==> flow/design.v <==
module Ram (
    input  wire        clka,
    input  wire        ena,
    input  wire [ 3:0] wea,
    input  wire [ 2:0] addra,
    input  wire [31:0] dina,
    output reg  [31:0] douta
);
reg [31:0] mem [0:7];
integer b;
always @(posedge clka) begin
    if (ena) begin
        for (b = 0; b < 4; b = b + 1) begin
            if (wea[b])
                mem[addra][b*8 +: 8] <= dina[b*8 +: 8];
        end
        douta <= {wea[3] ? dina[31:24] : mem[addra][31:24],
                  wea[2] ? dina[23:16] : mem[addra][23:16],
                  wea[1] ? dina[15: 8] : mem[addra][15: 8],
                  wea[0] ? dina[ 7: 0] : mem[addra][ 7: 0]};
    end
end
endmodule
module tagv_ram (
    input  wire        clka,
    input  wire        resetn,
    input  wire        ena,
    input  wire        wea,
    input  wire [ 2:0] addra,
    input  wire [25:0] dina,
    output reg  [25:0] douta
);
reg [24:0] tag_mem [0:7];
reg [ 7:0] v_mem;
always @(posedge clka) begin
    if (ena & wea)
        tag_mem[addra] <= dina[25:1];
end
always @(posedge clka) begin
    if (!resetn)
        v_mem <= 8'b0;
    else if (ena & wea)
        v_mem[addra] <= dina[0];
end
always @(posedge clka) begin
    if (ena)
        douta <= wea ? dina : {tag_mem[addra], v_mem[addra]};
end
endmodule
module cache(
    input  wire         clk,
    input  wire         resetn,
    input  wire         valid,
    input  wire         op,
    input  wire [ 2: 0] index,
    input  wire [24: 0] tag,
    input  wire [ 3: 0] offset,
    input  wire [ 3: 0] wstrb,
    input  wire [31: 0] wdata,
    output wire         addr_ok,
    output wire         data_ok,
    output wire [31: 0] rdata,
    output wire         rd_req,
    output wire [ 2: 0] rd_type,
    output wire [31: 0] rd_addr,
    input  wire         rd_rdy,
    input  wire         ret_valid,
    input  wire         ret_last,
    input  wire [31: 0] ret_data,
    output wire         wr_req,
    output wire [ 2: 0] wr_type,
    output wire [31: 0] wr_addr,
    output wire [ 3: 0] wr_wstrb,
    output wire [127:0] wr_data,
    input  wire         wr_rdy
);
parameter idle = 3'b000,lookup = 3'b001,miss = 3'b010,replace = 3'b011,refill = 3'b100;
reg op_reg; 
reg [ 2:0] index_reg;
reg [24:0] tag_reg;
reg [ 3:0] offset_reg;
reg [ 3:0] wstrb_reg;
reg [31:0] wdata_reg;
reg [2:0] state_main;
wire way0_hit;
wire way1_hit;
wire cache_hit;
wire [31:0] way0_load_word;
wire [31:0] way1_load_word;
wire load_res;
wire random; 
wire replace_data;
wire replace_tag;
wire replace_v;
wire replace_d;
reg [1:0] return_num;
reg w_way_reg;
reg [2:0] w_index_reg;
reg [3:0] w_offset_reg;
reg [3:0] w_wstrb_reg;
reg [31:0] w_data_reg;
wire [24:0] way0_tag;
wire way0_v;
wire wea_tagv0;
wire [2:0] addra_tagv0;
wire [25:0] dina_tagv0;
assign wea_tagv0 = ret_valid & ret_last & ~replace_way;
assign addra_tagv0 = ({3{state_main == lookup  || state_main == idle}} & index)
                 | ({3{state_main == miss || state_main == replace || state_main == refill}} & index_reg);
assign dina_tagv0 = {tag_reg,1'b1};                 
tagv_ram tagv_ram_way0 (
  .clka(clk),     
  .resetn(resetn),
  .ena(1'b1),       
  .wea(wea_tagv0),       
  .addra(addra_tagv0),   
  .dina(dina_tagv0),     
  .douta({way0_tag,way0_v})   
);
reg [7:0] way0_d_reg;
wire way0_d;
assign way0_d = way0_d_reg[index_reg];
always@(posedge clk)begin
    if(!resetn)
        way0_d_reg <= 8'b0;
    else if(wr_state & ~w_way_reg)
        way0_d_reg[w_index_reg] <= 1'b1;
    else if(state_main == refill & ret_valid & ret_last &~replace_way)
        way0_d_reg[index_reg] <= op_reg;    
end
wire [127:0] way0_data;
wire [2:0] addra_way0_bank0;
wire [3:0] wea_way0_bank0;
wire [31:0] dina_way0_bank0;
wire [2:0] addra_way0_bank1;
wire [3:0] wea_way0_bank1;
wire [31:0] dina_way0_bank1;
wire [2:0] addra_way0_bank3;
wire [3:0] wea_way0_bank3;
wire [31:0] dina_way0_bank3;
wire [2:0] addra_way0_bank2;
wire [3:0] wea_way0_bank2;
wire [31:0] dina_way0_bank2;
assign addra_way0_bank0 = (wr_state & ~w_offset_reg[3]&~w_offset_reg[2]) ? w_index_reg : 
                        addr_ok ? index : index_reg ;
assign wea_way0_bank0 = ({4{wr_state & ~w_offset_reg[3]&~w_offset_reg[2] & ~w_way_reg}} & w_wstrb_reg ) 
                     |({4{state_main == refill & (return_num == 2'd0) & ret_valid & ~replace_way}}); 
assign dina_way0_bank0 = ({32{wr_state}} & w_data_reg)  
                      | ({32{state_main == refill}})& (
                       ~offset_reg[3]&~offset_reg[2] & op_reg ? {
                                        wstrb_reg[3] ? wdata_reg[31:24] : ret_data[31:24],
                                        wstrb_reg[2] ? wdata_reg[23:16] : ret_data[23:16],
                                        wstrb_reg[1] ? wdata_reg[15: 8] : ret_data[15: 8],
                                        wstrb_reg[0] ? wdata_reg[ 7: 0] : ret_data[ 7: 0]
                                    } : ret_data);
Ram bank0_ram_way0 (  
  .clka(clk),     
  .ena(1'b1),       
  .wea(wea_way0_bank0),       
  .addra(addra_way0_bank0),   
  .dina(dina_way0_bank0),     
  .douta(way0_data[31:0])   
);
assign addra_way0_bank1 = (wr_state & ~w_offset_reg[3]&w_offset_reg[2]) ? w_index_reg : 
                        addr_ok ? index : index_reg ;
assign wea_way0_bank1 = ({4{wr_state & ~w_offset_reg[3]&w_offset_reg[2] & ~w_way_reg}} & w_wstrb_reg ) 
                     |({4{state_main == refill & (return_num == 2'd1) & ret_valid & ~replace_way}}); 
assign dina_way0_bank1 = ({32{wr_state}} & w_data_reg)  
                      | ({32{state_main == refill}})& (
                       ~offset_reg[3]& offset_reg[2] & op_reg ? {
                                        wstrb_reg[3] ? wdata_reg[31:24] : ret_data[31:24],
                                        wstrb_reg[2] ? wdata_reg[23:16] : ret_data[23:16],
                                        wstrb_reg[1] ? wdata_reg[15: 8] : ret_data[15: 8],
                                        wstrb_reg[0] ? wdata_reg[ 7: 0] : ret_data[ 7: 0]
                                    } : ret_data);
Ram bank1_ram_way0 (
  .clka(clk),     
  .ena(1'b1),       
  .wea(wea_way0_bank1),       
  .addra(addra_way0_bank1),   
  .dina(dina_way0_bank1),     
  .douta(way0_data[63:32])   
);
assign addra_way0_bank2 = (wr_state & w_offset_reg[3]&~w_offset_reg[2]) ? w_index_reg : 
                        addr_ok ? index : index_reg ;
assign wea_way0_bank2 = ({4{wr_state & w_offset_reg[3]&~w_offset_reg[2] & ~w_way_reg}} & w_wstrb_reg ) 
                     |({4{state_main == refill & (return_num == 2'd2) & ret_valid & ~replace_way}}); 
assign dina_way0_bank2 = ({32{wr_state}} & w_data_reg)  
                      | ({32{state_main == refill}})& (
                       offset_reg[3]&~offset_reg[2] & op_reg ? {
                                        wstrb_reg[3] ? wdata_reg[31:24] : ret_data[31:24],
                                        wstrb_reg[2] ? wdata_reg[23:16] : ret_data[23:16],
                                        wstrb_reg[1] ? wdata_reg[15: 8] : ret_data[15: 8],
                                        wstrb_reg[0] ? wdata_reg[ 7: 0] : ret_data[ 7: 0]
                                    } : ret_data);
Ram bank2_ram_way0 (
  .clka(clk),     
  .ena(1'b1),       
  .wea(wea_way0_bank2),       
  .addra(addra_way0_bank2),   
  .dina(dina_way0_bank2),     
  .douta(way0_data[95:64])   
);
assign addra_way0_bank3 = (wr_state & w_offset_reg[3]&w_offset_reg[2]) ? w_index_reg : 
                        addr_ok ? index : index_reg ;
assign wea_way0_bank3 = ({4{wr_state & w_offset_reg[3]&w_offset_reg[2] & ~w_way_reg}} & w_wstrb_reg ) 
                     |({4{state_main == refill & (return_num ==2'd3) & ret_valid & ~replace_way}}); 
assign dina_way0_bank3 = ({32{wr_state}} & w_data_reg)  
                      | (({32{state_main == refill}})& (
                       offset_reg[3]&offset_reg[2] & op_reg ? {
                                        wstrb_reg[3] ? wdata_reg[31:24] : ret_data[31:24],
                                        wstrb_reg[2] ? wdata_reg[23:16] : ret_data[23:16],
                                        wstrb_reg[1] ? wdata_reg[15: 8] : ret_data[15: 8],
                                        wstrb_reg[0] ? wdata_reg[ 7: 0] : ret_data[ 7: 0]
                                    } : ret_data));
Ram bank3_ram_way0 (
  .clka(clk),     
  .ena(1'b1),       
  .wea(wea_way0_bank3),       
  .addra(addra_way0_bank3),   
  .dina(dina_way0_bank3),     
  .douta(way0_data[127:96])   
);
wire [24:0] way1_tag;
wire way1_v;
wire wea_tagv1;
wire [2:0] addra_tagv1;
wire [25:0] dina_tagv1;
assign wea_tagv1 = ret_valid & ret_last & replace_way;
assign addra_tagv1 = ({3{state_main == lookup  || state_main == idle}} & index)
                 | ({3{state_main == miss || state_main == replace || state_main == refill}} & index_reg);
assign dina_tagv1 = {tag_reg,1'b1};                 
tagv_ram tagv_ram_way1 (
  .clka(clk),     
  .resetn(resetn),
  .ena(1'b1),       
  .wea(wea_tagv1),       
  .addra(addra_tagv1),   
  .dina(dina_tagv1),     
  .douta({way1_tag,way1_v})   
);
reg [7:0] way1_d_reg;
wire way1_d;
assign way1_d = way1_d_reg[index_reg];
always@(posedge clk)begin
    if(!resetn)
        way1_d_reg <= 8'b0;
    else if(wr_state & w_way_reg)
        way1_d_reg[w_index_reg] <= 1'b1;
    else if(state_main == refill & ret_valid & ret_last & replace_way)
        way1_d_reg[index_reg] <= op_reg;    
end
wire [127:0] way1_data;
wire [2:0] addra_way1_bank0;
wire [3:0] wea_way1_bank0;
wire [31:0] dina_way1_bank0;
wire [2:0] addra_way1_bank1;
wire [3:0] wea_way1_bank1;
wire [31:0] dina_way1_bank1;
wire [2:0] addra_way1_bank3;
wire [3:0] wea_way1_bank3;
wire [31:0] dina_way1_bank3;
wire [2:0] addra_way1_bank2;
wire [3:0] wea_way1_bank2;
wire [31:0] dina_way1_bank2;
assign addra_way1_bank0 = (wr_state & ~w_offset_reg[3]&~w_offset_reg[2]) ? w_index_reg : 
                        addr_ok ? index : index_reg ;
assign wea_way1_bank0 = ({4{wr_state & ~w_offset_reg[3]&~w_offset_reg[2] & w_way_reg}} & w_wstrb_reg ) 
                     |({4{state_main == refill & (return_num == 2'd0) & ret_valid & replace_way}}); 
assign dina_way1_bank0 = ({32{wr_state}} & w_data_reg)  
                      | ({32{state_main == refill}})& (
                       ~offset_reg[3]&~offset_reg[2] & op_reg ? {
                                        wstrb_reg[3] ? wdata_reg[31:24] : ret_data[31:24],
                                        wstrb_reg[2] ? wdata_reg[23:16] : ret_data[23:16],
                                        wstrb_reg[1] ? wdata_reg[15: 8] : ret_data[15: 8],
                                        wstrb_reg[0] ? wdata_reg[ 7: 0] : ret_data[ 7: 0]
                                    } : ret_data);
Ram bank0_ram_way1 (  
  .clka(clk),     
  .ena(1'b1),       
  .wea(wea_way1_bank0),       
  .addra(addra_way1_bank0),   
  .dina(dina_way1_bank0),     
  .douta(way1_data[31:0])   
);
assign addra_way1_bank1 = (wr_state & ~w_offset_reg[3]&w_offset_reg[2]) ? w_index_reg : 
                        addr_ok ? index : index_reg ;
assign wea_way1_bank1 = ({4{wr_state & ~w_offset_reg[3]&w_offset_reg[2] & w_way_reg}} & w_wstrb_reg ) 
                     |({4{state_main == refill & (return_num == 2'd1) & ret_valid & replace_way}}); 
assign dina_way1_bank1 = ({32{wr_state}} & w_data_reg)  
                      | ({32{state_main == refill}})& (
                       ~offset_reg[3]&offset_reg[2] & op_reg ? {
                                        wstrb_reg[3] ? wdata_reg[31:24] : ret_data[31:24],
                                        wstrb_reg[2] ? wdata_reg[23:16] : ret_data[23:16],
                                        wstrb_reg[1] ? wdata_reg[15: 8] : ret_data[15: 8],
                                        wstrb_reg[0] ? wdata_reg[ 7: 0] : ret_data[ 7: 0]
                                    } : ret_data);
Ram bank1_ram_way1 (
  .clka(clk),     
  .ena(1'b1),       
  .wea(wea_way1_bank1),       
  .addra(addra_way1_bank1),   
  .dina(dina_way1_bank1),     
  .douta(way1_data[63:32])   
);
assign addra_way1_bank2 = (wr_state & w_offset_reg[3]&~w_offset_reg[2]) ? w_index_reg : 
                        addr_ok ? index : index_reg ;
assign wea_way1_bank2 = ({4{wr_state & w_offset_reg[3]&~w_offset_reg[2] & w_way_reg}} & w_wstrb_reg ) 
                     |({4{state_main == refill & (return_num == 2'd2) & ret_valid & replace_way}}); 
assign dina_way1_bank2 = ({32{wr_state}} & w_data_reg)  
                      | ({32{state_main == refill}})& (
                       offset_reg[3]&~offset_reg[2] & op_reg ? {
                                        wstrb_reg[3] ? wdata_reg[31:24] : ret_data[31:24],
                                        wstrb_reg[2] ? wdata_reg[23:16] : ret_data[23:16],
                                        wstrb_reg[1] ? wdata_reg[15: 8] : ret_data[15: 8],
                                        wstrb_reg[0] ? wdata_reg[ 7: 0] : ret_data[ 7: 0]
                                    } : ret_data);
Ram bank2_ram_way1 (
  .clka(clk),     
  .ena(1'b1),       
  .wea(wea_way1_bank2),       
  .addra(addra_way1_bank2),   
  .dina(dina_way1_bank2),     
  .douta(way1_data[95:64])   
);
assign addra_way1_bank3 = (wr_state & w_offset_reg[3]&w_offset_reg[2]) ? w_index_reg : 
                        addr_ok ? index : index_reg ;
assign wea_way1_bank3 = ({4{wr_state & w_offset_reg[3]&w_offset_reg[2] & w_way_reg}} & w_wstrb_reg ) 
                     |({4{state_main == refill & (return_num == 2'd3) & ret_valid & replace_way}}); 
assign dina_way1_bank3 = ({32{wr_state}} & w_data_reg)  
                      | ({32{state_main == refill}})& (
                       (offset_reg[3]&offset_reg[2] & op_reg) ? {
                                        wstrb_reg[3] ? wdata_reg[31:24] : ret_data[31:24],
                                        wstrb_reg[2] ? wdata_reg[23:16] : ret_data[23:16],
                                        wstrb_reg[1] ? wdata_reg[15: 8] : ret_data[15: 8],
                                        wstrb_reg[0] ? wdata_reg[ 7: 0] : ret_data[ 7: 0]
                                    } : ret_data);
Ram bank3_ram_way1 (
  .clka(clk),     
  .ena(1'b1),       
  .wea(wea_way1_bank3),       
  .addra(addra_way1_bank3),   
  .dina(dina_way1_bank3),     
  .douta(way1_data[127:96])   
);
always@(posedge clk)begin
    if(!resetn)begin
        op_reg <= 1'b0; 
        index_reg <= 3'b0; 
        tag_reg <= 25'b0; 
        offset_reg <= 4'b0; 
        wstrb_reg <= 4'b0; 
        wdata_reg   <= 32'b0; 
    end
    else if((state_main == idle & valid & !hit_write_cf) |
            (state_main == lookup & (cache_hit & valid & (op | (!op & !hit_write_cf) ))))begin
        op_reg <= op; 
        index_reg <= index; 
        tag_reg <= tag; 
        offset_reg <= offset; 
        wstrb_reg <= wstrb; 
        wdata_reg   <= wdata;         
    end
end
assign way0_hit = way0_v && {way0_tag == tag_reg};
assign way1_hit = way1_v && {way1_tag == tag_reg};
assign cache_hit = way0_hit || way1_hit;
assign way0_load_word = way0_data[offset_reg[3:2]*32 +: 32];
assign way1_load_word = way1_data[offset_reg[3:2]*32 +: 32];
assign load_res = {32{way0_hit}} & way0_load_word
                | {32{way1_hit}} & way1_load_word
                | {32{~cache_hit}} & ret_data;
LFSR u_lfsr(
    .clk(clk),
    .reset(!resetn),
    .lfsr_bit(random)
);                
reg replace_way; 
always@(posedge clk)begin
    if(!resetn)begin
        replace_way <= 1'b0;
    end
    else if(state_main == miss & wr_rdy)begin
        replace_way <= random;
    end
end
always@(posedge clk)begin
    if(!resetn | (state_main == replace && rd_rdy))
        return_num <= 2'b0;
    else if(ret_valid)begin
        return_num <= return_num + 2'b1;
    end
end
always@(posedge clk)begin
    if(!resetn)begin
        state_main <= idle;
    end
    else if(state_main == idle)begin
        if(valid & !hit_write_cf)begin
            state_main <= lookup;       
        end
    end
    else if(state_main == lookup)begin
        if(cache_hit & (!valid | (valid & hit_write_cf)))begin
            state_main <= idle;
        end    
        else if(!cache_hit)begin
            state_main <= miss;
        end 
    end
    else if(state_main == miss)begin
        if(wr_rdy)begin
            state_main <= replace;
        end
    end
    else if(state_main == replace)begin
        if(rd_rdy)begin
            state_main <= refill;
        end
    end
    else if(state_main == refill)begin
        if(ret_valid & ret_last)begin
            state_main <= idle;
        end
    end
    else 
        state_main <= idle;
end
reg wr_state;
wire hit_write_sign;
wire hit_write_cf;
assign hit_write_sign = (state_main == lookup) & op_reg & cache_hit;
assign hit_write_cf = ( (state_main == lookup) & op_reg & (!op & valid) & ({tag,index,offset} == {tag_reg,index_reg,offset_reg}) ) 
                    | ( wr_state & (!op & valid) & (offset[3:2] == w_offset_reg[3:2]));
always@(posedge clk)begin
    if(!resetn)begin
        wr_state <= 1'b0;
        w_way_reg <= 1'b0;
        w_index_reg <= 3'b0;
        w_offset_reg <= 4'b0;
        w_wstrb_reg <= 4'b0;
        w_data_reg <= 32'b0;
    end
    else if(~wr_state)begin
        if(hit_write_sign)begin
            wr_state <= 1'b1;
            w_way_reg <= way1_hit;
            w_index_reg <= index_reg;
            w_offset_reg <= offset_reg;
            w_wstrb_reg <= wstrb_reg;
            w_data_reg <= wdata_reg; 
        end 
    end
    else if(wr_state)begin
        if(hit_write_sign)begin
            w_way_reg <= way1_hit;
            w_index_reg <= index_reg;
            w_offset_reg <= offset_reg;
            w_wstrb_reg <= wstrb_reg;
            w_data_reg <= wdata_reg; 
        end
        else begin
            wr_state <= 1'b0;
        end    
    end
    else 
        wr_state <= 1'b0;
end
assign addr_ok = ((state_main == idle) & !hit_write_cf) || 
                 (state_main == lookup & (cache_hit & valid & (op | (!op & !hit_write_cf) ))); 
assign data_ok = (state_main == lookup & (cache_hit)) ||
                 (state_main == refill && ret_valid && return_num == offset_reg[3:2]);
assign rdata = ({32{state_main == lookup & way0_hit}} & way0_load_word)
             | ({32{state_main == lookup & way1_hit}} & way1_load_word)
             | ({32{state_main == refill}} & ret_data);                  
assign rd_req = (state_main == replace);
assign rd_type = 3'b100;
assign rd_addr = {tag_reg,index_reg,4'd0};
reg wr_req_reg;
assign wr_req = wr_req_reg & 
            ((replace_way) ? (way1_d & way1_v) : (way0_d & way0_v));
assign wr_type = 3'b100;
assign wr_addr = {(replace_way ? way1_tag : way0_tag),index_reg,4'd0};
assign wr_wstrb = 4'b1111;
assign wr_data = replace_way ? way1_data : way0_data;
always@(posedge clk)begin
    if(!resetn)
        wr_req_reg <= 1'b0;
    else if(state_main == miss & wr_rdy)
        wr_req_reg <= 1'b1;
    else if(wr_rdy)
        wr_req_reg <= 1'b0;
end                 
endmodule
module LFSR (
    input wire clk,
    input wire reset,
    output reg lfsr_bit
);
    reg [7:0] lfsr;
    always @(posedge clk) begin
        if (reset) begin
            lfsr <= 8'h1;  
        end else begin
            lfsr <= {lfsr[6:0], lfsr[7] ^ lfsr[5]};  
        end
    end
    always @(posedge clk) begin
        if (reset) begin
            lfsr_bit <= 1'b0;
        end else begin
            lfsr_bit <= lfsr[0];  
        end
    end
endmodule
## Step by step through the tools: cache

Tool output for the design above, in the order of the flow.
Line numbers count from 1 in the design file above.
Cell names lack the library's common part.
A cell with n/a has no value.

| inputs | value |
|---|---|
| top module | cache |
| clock | clk |
| standard-cell library | sky130hd |
| timing corner | tt_025C_1v80 |

## Word level

Source: Yosys, flattened and elaborated, memories not mapped. Widths are those after wreduce. Registers that Yosys merges into a memory's read port (data or address) are not register bits. Print and check cells do not count. Equal cells are merged and count once.
Memory sizes are those after Yosys's memory passes, which may raise the word count (mostly to a power of two), join words into wider ones and drop unused or constant bits.

| storage and ports | value |
|---|---|
| flip-flop bits (word level) | 164 |
| RAM bits | 2448 |
| word width x clocked read ports | 306 |
| memories | 10 |
| output and inout bits | 238 |
| word-level cells | 321 |

Memories:

| memory | words | width | rd ports | write ports | RTL line | RTL |
|---|---|---|---|---|---|---|
| bank0_ram_way0.mem | 8 | 32 | 1 | 1 | 9 | `reg [31:0] mem [0:7];` |
| bank0_ram_way1.mem | 8 | 32 | 1 | 1 | 9 |  |
| bank1_ram_way0.mem | 8 | 32 | 1 | 1 | 9 |  |
| bank1_ram_way1.mem | 8 | 32 | 1 | 1 | 9 |  |
| bank2_ram_way0.mem | 8 | 32 | 1 | 1 | 9 |  |
| bank2_ram_way1.mem | 8 | 32 | 1 | 1 | 9 |  |

Further memories, not shown: 4.

| operators by class | value |
|---|---|
| $add $sub $neg | 4 |
| equality and inequality tests | 17 |
| shifts and indexed selects | 10 |
| mux-type cells | 104 |
| bitwise gates (word level) | 131 |
| reduce/logical cells | 21 |

Operators with widths:

| cell | count |
|---|---|
| 32-bit two-way mux | 36 |
| 128-bit by 8-bit variable part select with 32-bit output | 2 |
| 32-bit bitwise AND | 8 |
| 32-bit bitwise OR | 6 |
| 128-bit two-way mux | 1 |
| 25-bit two-way mux | 3 |
| 1-bit bitwise AND | 71 |
| 8-bit two-way mux | 8 |
| 3-bit two-way mux | 18 |
| 25-bit == test | 2 |
| 8-bit bitwise AND | 6 |
| 8-bit bitwise OR | 6 |
| 1-bit two-way mux | 38 |
| 32-bit == test | 1 |
| 4-bit bitwise AND | 8 |
| 4-bit bitwise OR | 8 |
| 8-bit by 3-bit variable part select with 1-bit output | 4 |
| 1-bit by 4-bit variable shift with 8-bit output (first input constant) | 3 |
| 8-bit NOT | 3 |
| 3-bit negator with 4-bit output | 3 |
| 1-bit by 4-bit variable shift with 8-bit output | 1 |
| 4-bit != test (second input constant) | 2 |
| 1-bit logical OR | 6 |
| 1-bit NOT | 6 |
| 2-bit nonzero test | 3 |
| 3-bit by 2-bit == test with 1-bit output (second input constant) | 2 |
| 3-bit bitwise AND | 2 |
| 6-bit by 4-bit != test with 1-bit output (second input constant) | 1 |

Other operator kinds: 16; their cells: 29.

## Longest topological paths

Longest topological path by Yosys (ltp), each cell counted once; first at word level (registers and memories cut), then after technology mapping (sequential cells cut; the memories' decode and read muxes count).

| depth | value |
|---|---|
| depth in word-level cells | 13 |
| ABC_AREA | 0 |
| mapped depth | 18 |
| gate-level depth less buffers | 11 |

## After synthesis

Yosys stat after the flow's synthesis: flattened, memories mapped to cells. It holds for the ABC_AREA given above (unset counts as 0); a run with the other value may have another netlist.

| synthesis totals | value |
|---|---|
| cell count | 5859 |
| cell area after synthesis | 108745.5 sq um |
| sequential area | 77073.9 sq um |
| mapped flip-flops | 2626 |
| buffers | 403 |

Cell types:

| type | count | total area (sq um) |
|---|---|---|
| edfxtp_1 | 2448 | 7.35E+04 |
| mux4_2 | 624 | 1.41E+04 |
| mux2i_1 | 710 | 7.11E+03 |
| dfxtp_1 | 178 | 3.56E+03 |
| o21ai_0 | 212 | 1.06E+03 |
| clkbuf_1 | 228 | 855.821 |
| a211oi_1 | 111 | 833.299 |
| nand2_1 | 219 | 822.038 |
| nor3_1 | 146 | 730.701 |
| nor2_1 | 193 | 724.445 |
| a21oi_1 | 117 | 585.562 |
| xnor2_1 | 64 | 560.538 |
| mux2_2 | 29 | 326.563 |
| buf_2 | 59 | 295.283 |
| buf_1 | 70 | 262.752 |
| a22oi_1 | 32 | 240.23 |
| nor4_1 | 38 | 237.728 |
| buf_4 | 30 | 225.216 |

Not listed: further types 62, cells in them 351.
By module: a second synthesis without flattening, with its own total; a netlist apart from the flattened one above.

| second synthesis, totals | value |
|---|---|
| cells (unflattened synthesis) | 8069 |
| area total of the unflattened synthesis | 123289.5 sq um |

Rows give one instance, submodules left out.

Modules:

| module | instances | cells | area (sq um) | seq. area (sq um) |
|---|---|---|---|---|
| Ram | 8 | 664 | 11392.2 | 8648.3 |
| tagv_ram | 2 | 553 | 9283.9 | 6946.7 |
| cache | 1 | 1634 | 13365.3 | 2742.6 |
| LFSR | 1 | 17 | 219.0 | 160.2 |

## Worst setup path after synthesis

Path of least setup slack by OpenSTA after synthesis, without wires, with an ideal clock, recovery checks aside; 20% of the period is set as input and as output delay. Where synthesis merged equal registers, the netlist keeps one of their names.

| timing post-synthesis | value |
|---|---|
| kind | input to register |
| start | input port tag[17] |
| end | memory bank1_ram_way1.mem[5][24] |
| clock period | 8.0 ns |
| external input delay | 1.600 ns |
| arrival time | 4.357 ns |
| data required time | 7.605 ns |
| slack | 3.248 ns |
| delay of the path | 3.152 ns |
| stages on the path | 11 |
| path buffers | 2 |
| period reached after synthesis | 4.752 ns |

"delay of the path" is the arrival time less input delay plus setup time.
"stages on the path": output pins that drive a net of the path, with the launching flip-flop's if there is one; two outputs of one cell count as two.
"period reached after synthesis" is the clock period less the worst setup slack; recovery checks do not enter. This is arithmetic on one report: input and output delays are still those of the set period (20% each).
Between the ends stands the longest chain of elaborated cells between them, by number of cells; it is not shown to be the way that was timed. Of several equally long chains one is given.
Each line given opens the expression or statement behind the cell; cells for indexed reads and writes are added by Yosys, which also makes memories of some case tables.

| on the way, post-synthesis | value |
|---|---|
| cells stage by stage | xnor2_1 -> nand4_1 -> nor4_1 -> nand3_1 -> nand3_1 -> o22ai_1 -> or2_2 -> buf_1 -> o21a_1 -> buf_1 -> nor4_1 |
| cells in the longest elaborated chain | 11 |

Ends and longest elaborated chain, post-synthesis:

| what | RTL line | RTL |
|---|---|---|
| from (decl) | 56 | `input  wire [24: 0] tag,` |
| 32-bit == test | 433 | `assign hit_write_cf = ( (state_main == lookup) & op_reg & (!op & valid) & ({tag,index,offset} == {tag_reg,inde ...` |
| 1-bit bitwise AND | 433 |  |
| 1-bit bitwise OR | 433 |  |
| 1-bit logical NOT | 470 | `(state_main == lookup & (cache_hit & valid & (op \| (!op & !hit_write_cf) )));` |
| 1-bit bitwise AND | 470 |  |
| 1-bit bitwise OR | 470 |  |
| 1-bit bitwise AND (2 in a row) | 470 |  |
| 1-bit logical OR | 469 | `assign addr_ok = ((state_main == idle) & !hit_write_cf) \|\|` |
| 3-bit two-way mux | 287 | `addr_ok ? index : index_reg ;` |
| 3-bit two-way mux | 286 | `assign addra_way1_bank1 = (wr_state & ~w_offset_reg[3]&w_offset_reg[2]) ? w_index_reg :` |
| to (decl) | 9 | `reg [31:0] mem [0:7];` |

## Worst path after layout

Path of least setup slack in the final report of run 1 (OpenROAD, finished layout, wires in). Where an end is a register, its clock arrival counts in the times.

| timing post-layout | value |
|---|---|
| kind | register to output |
| start | register (no name shown) |
| end | output port rdata[1] |
| clock period | 8.0 ns |
| output delay | 1.60 ns |
| arrival time | 6.22 ns |
| data required time | 6.40 ns |
| slack | 0.18 ns |
| stages on the path | 14 |
| path buffers | 3 |

| on the way, post-layout | value |
|---|---|
| cells stage by stage | dfxtp_4 -> buf_16 -> mux4_2 -> mux2i_1 -> xnor2_1 -> nor4_2 -> nand4b_1 -> nor4_4 -> nand2_2 -> buf_4 -> nor2_1 -> a21oi_1 -> o21ai_0 -> clkdlybuf4s50_1 |

Ends and longest elaborated chain, post-layout:

| what | RTL line | RTL |
|---|---|---|
| to (decl) | 62 | `output wire [31: 0] rdata,` |

Chain of elaborated cells between the ends: none given.

Ticket comment

Stored flow runs of cache (4 of them; Yosys, OpenROAD, sky130hd). They differ in their settings and are not a sequence. Constraints: input delay and output delay 20% of the set period each, output load 0.01 pF.
By "achieved clock period" is meant the clock period of the run minus its worst setup slack. This is arithmetic on one report: input and output delays are still those of the set period (20% each).
"critical path time": the worst setup path's part of the clock period (all of it between registers, 20% less for each end at a port) less its slack. A launch clock that arrives late makes it longer, a capture clock that arrives late makes it shorter.
By "power consumption" is meant OpenSTA's value without simulated activity: inputs other than the clock are taken to toggle once in ten clock periods, and the tool carries that through the logic.

#### Run 1

| setting | value |
|---|---|
| CELL_PAD_IN_SITES_DETAIL_PLACEMENT | `2` |
| CORE_UTILIZATION | `40` |
| GPL_TIMING_DRIVEN | `1` |
| MIN_ROUTING_LAYER | `met1` |
| period_ns | `8.0` |
| CAP_MARGIN | `20` |
| CORE_MARGIN | `2` |
| SLEW_MARGIN | `20` |

| result | value |
|---|---|
| post-synthesis cell area | 108745.5 sq um |
| die footprint | 276050.0 sq um |
| standard-cell area after routing | 129053.0 sq um |
| post-layout utilization | 0.477 |
| setup slack of the worst path | 0.184 ns |
| total negative slack | 0.000 ns |
| post-route worst hold slack | 0.387 ns |
| power consumption | 32154 uW |
| achieved clock period | 7.816 ns |
| critical path time | 6.22 ns |
| critical path kind | register to output |

#### Run 2

| setting | value |
|---|---|
| CELL_PAD_IN_SITES_GLOBAL_PLACEMENT | `2` |
| CORE_ASPECT_RATIO | `1.08` |
| CORE_MARGIN | `10` |
| CORE_UTILIZATION | `23` |
| GPL_ROUTABILITY_DRIVEN | `1` |
| GPL_TIMING_DRIVEN | `1` |
| MAX_ROUTING_LAYER | `met4` |
| PLACE_DENSITY_LB_ADDON | `0.28` |
| SETUP_SLACK_MARGIN | `1.29` |
| period_ns | `5.1` |
| CAP_MARGIN | `20` |
| SLEW_MARGIN | `20` |

| result | value |
|---|---|
| post-synthesis cell area | 108745.5 sq um |
| die footprint | 500730.0 sq um |
| standard-cell area after routing | 144460.0 sq um |
| post-layout utilization | 0.306 |
| setup slack of the worst path | -0.681 ns |
| total negative slack | -128.134 ns |
| post-route worst hold slack | 0.425 ns |
| power consumption | 51768 uW |
| achieved clock period | 5.781 ns |
| critical path time | 4.76 ns |
| critical path kind | register to output |

#### Run 3

| setting | value |
|---|---|
| CAP_MARGIN | `35` |
| CELL_PAD_IN_SITES_DETAIL_PLACEMENT | `2` |
| CORE_UTILIZATION | `40` |
| CTS_CLUSTER_SIZE | `13` |
| GPL_TIMING_DRIVEN | `1` |
| HOLD_SLACK_MARGIN | `0.3` |
| MIN_ROUTING_LAYER | `met1` |
| period_ns | `4.4` |
| CORE_MARGIN | `2` |
| SLEW_MARGIN | `20` |

| result | value |
|---|---|
| post-synthesis cell area | 108745.5 sq um |
| die footprint | 276050.0 sq um |
| standard-cell area after routing | 137825.0 sq um |
| post-layout utilization | 0.509 |
| setup slack of the worst path | -1.913 ns |
| total negative slack | -3281.660 ns |
| post-route worst hold slack | 0.455 ns |
| power consumption | 62247 uW |
| achieved clock period | 6.313 ns |
| critical path time | 5.43 ns |
| critical path kind | register to output |

#### Run 4

| setting | value |
|---|---|
| CELL_PAD_IN_SITES_DETAIL_PLACEMENT | `1` |
| CELL_PAD_IN_SITES_GLOBAL_PLACEMENT | `0` |
| CORE_ASPECT_RATIO | `1.09` |
| CORE_UTILIZATION | `23` |
| MIN_ROUTING_LAYER | `met1` |
| PLACE_DENSITY_LB_ADDON | `0.14` |
| SETUP_SLACK_MARGIN | `-0.23` |
| period_ns | `4.95` |
| CAP_MARGIN | `20` |
| CORE_MARGIN | `2` |
| SLEW_MARGIN | `20` |

| result | value |
|---|---|
| post-synthesis cell area | 108745.5 sq um |
| die footprint | 478328.0 sq um |
| standard-cell area after routing | 140560.0 sq um |
| post-layout utilization | 0.298 |
| setup slack of the worst path | -0.777 ns |
| total negative slack | -446.344 ns |
| post-route worst hold slack | 0.431 ns |
| power consumption | 52842 uW |
| achieved clock period | 5.727 ns |
| critical path time | 4.74 ns |
| critical path kind | register to output |
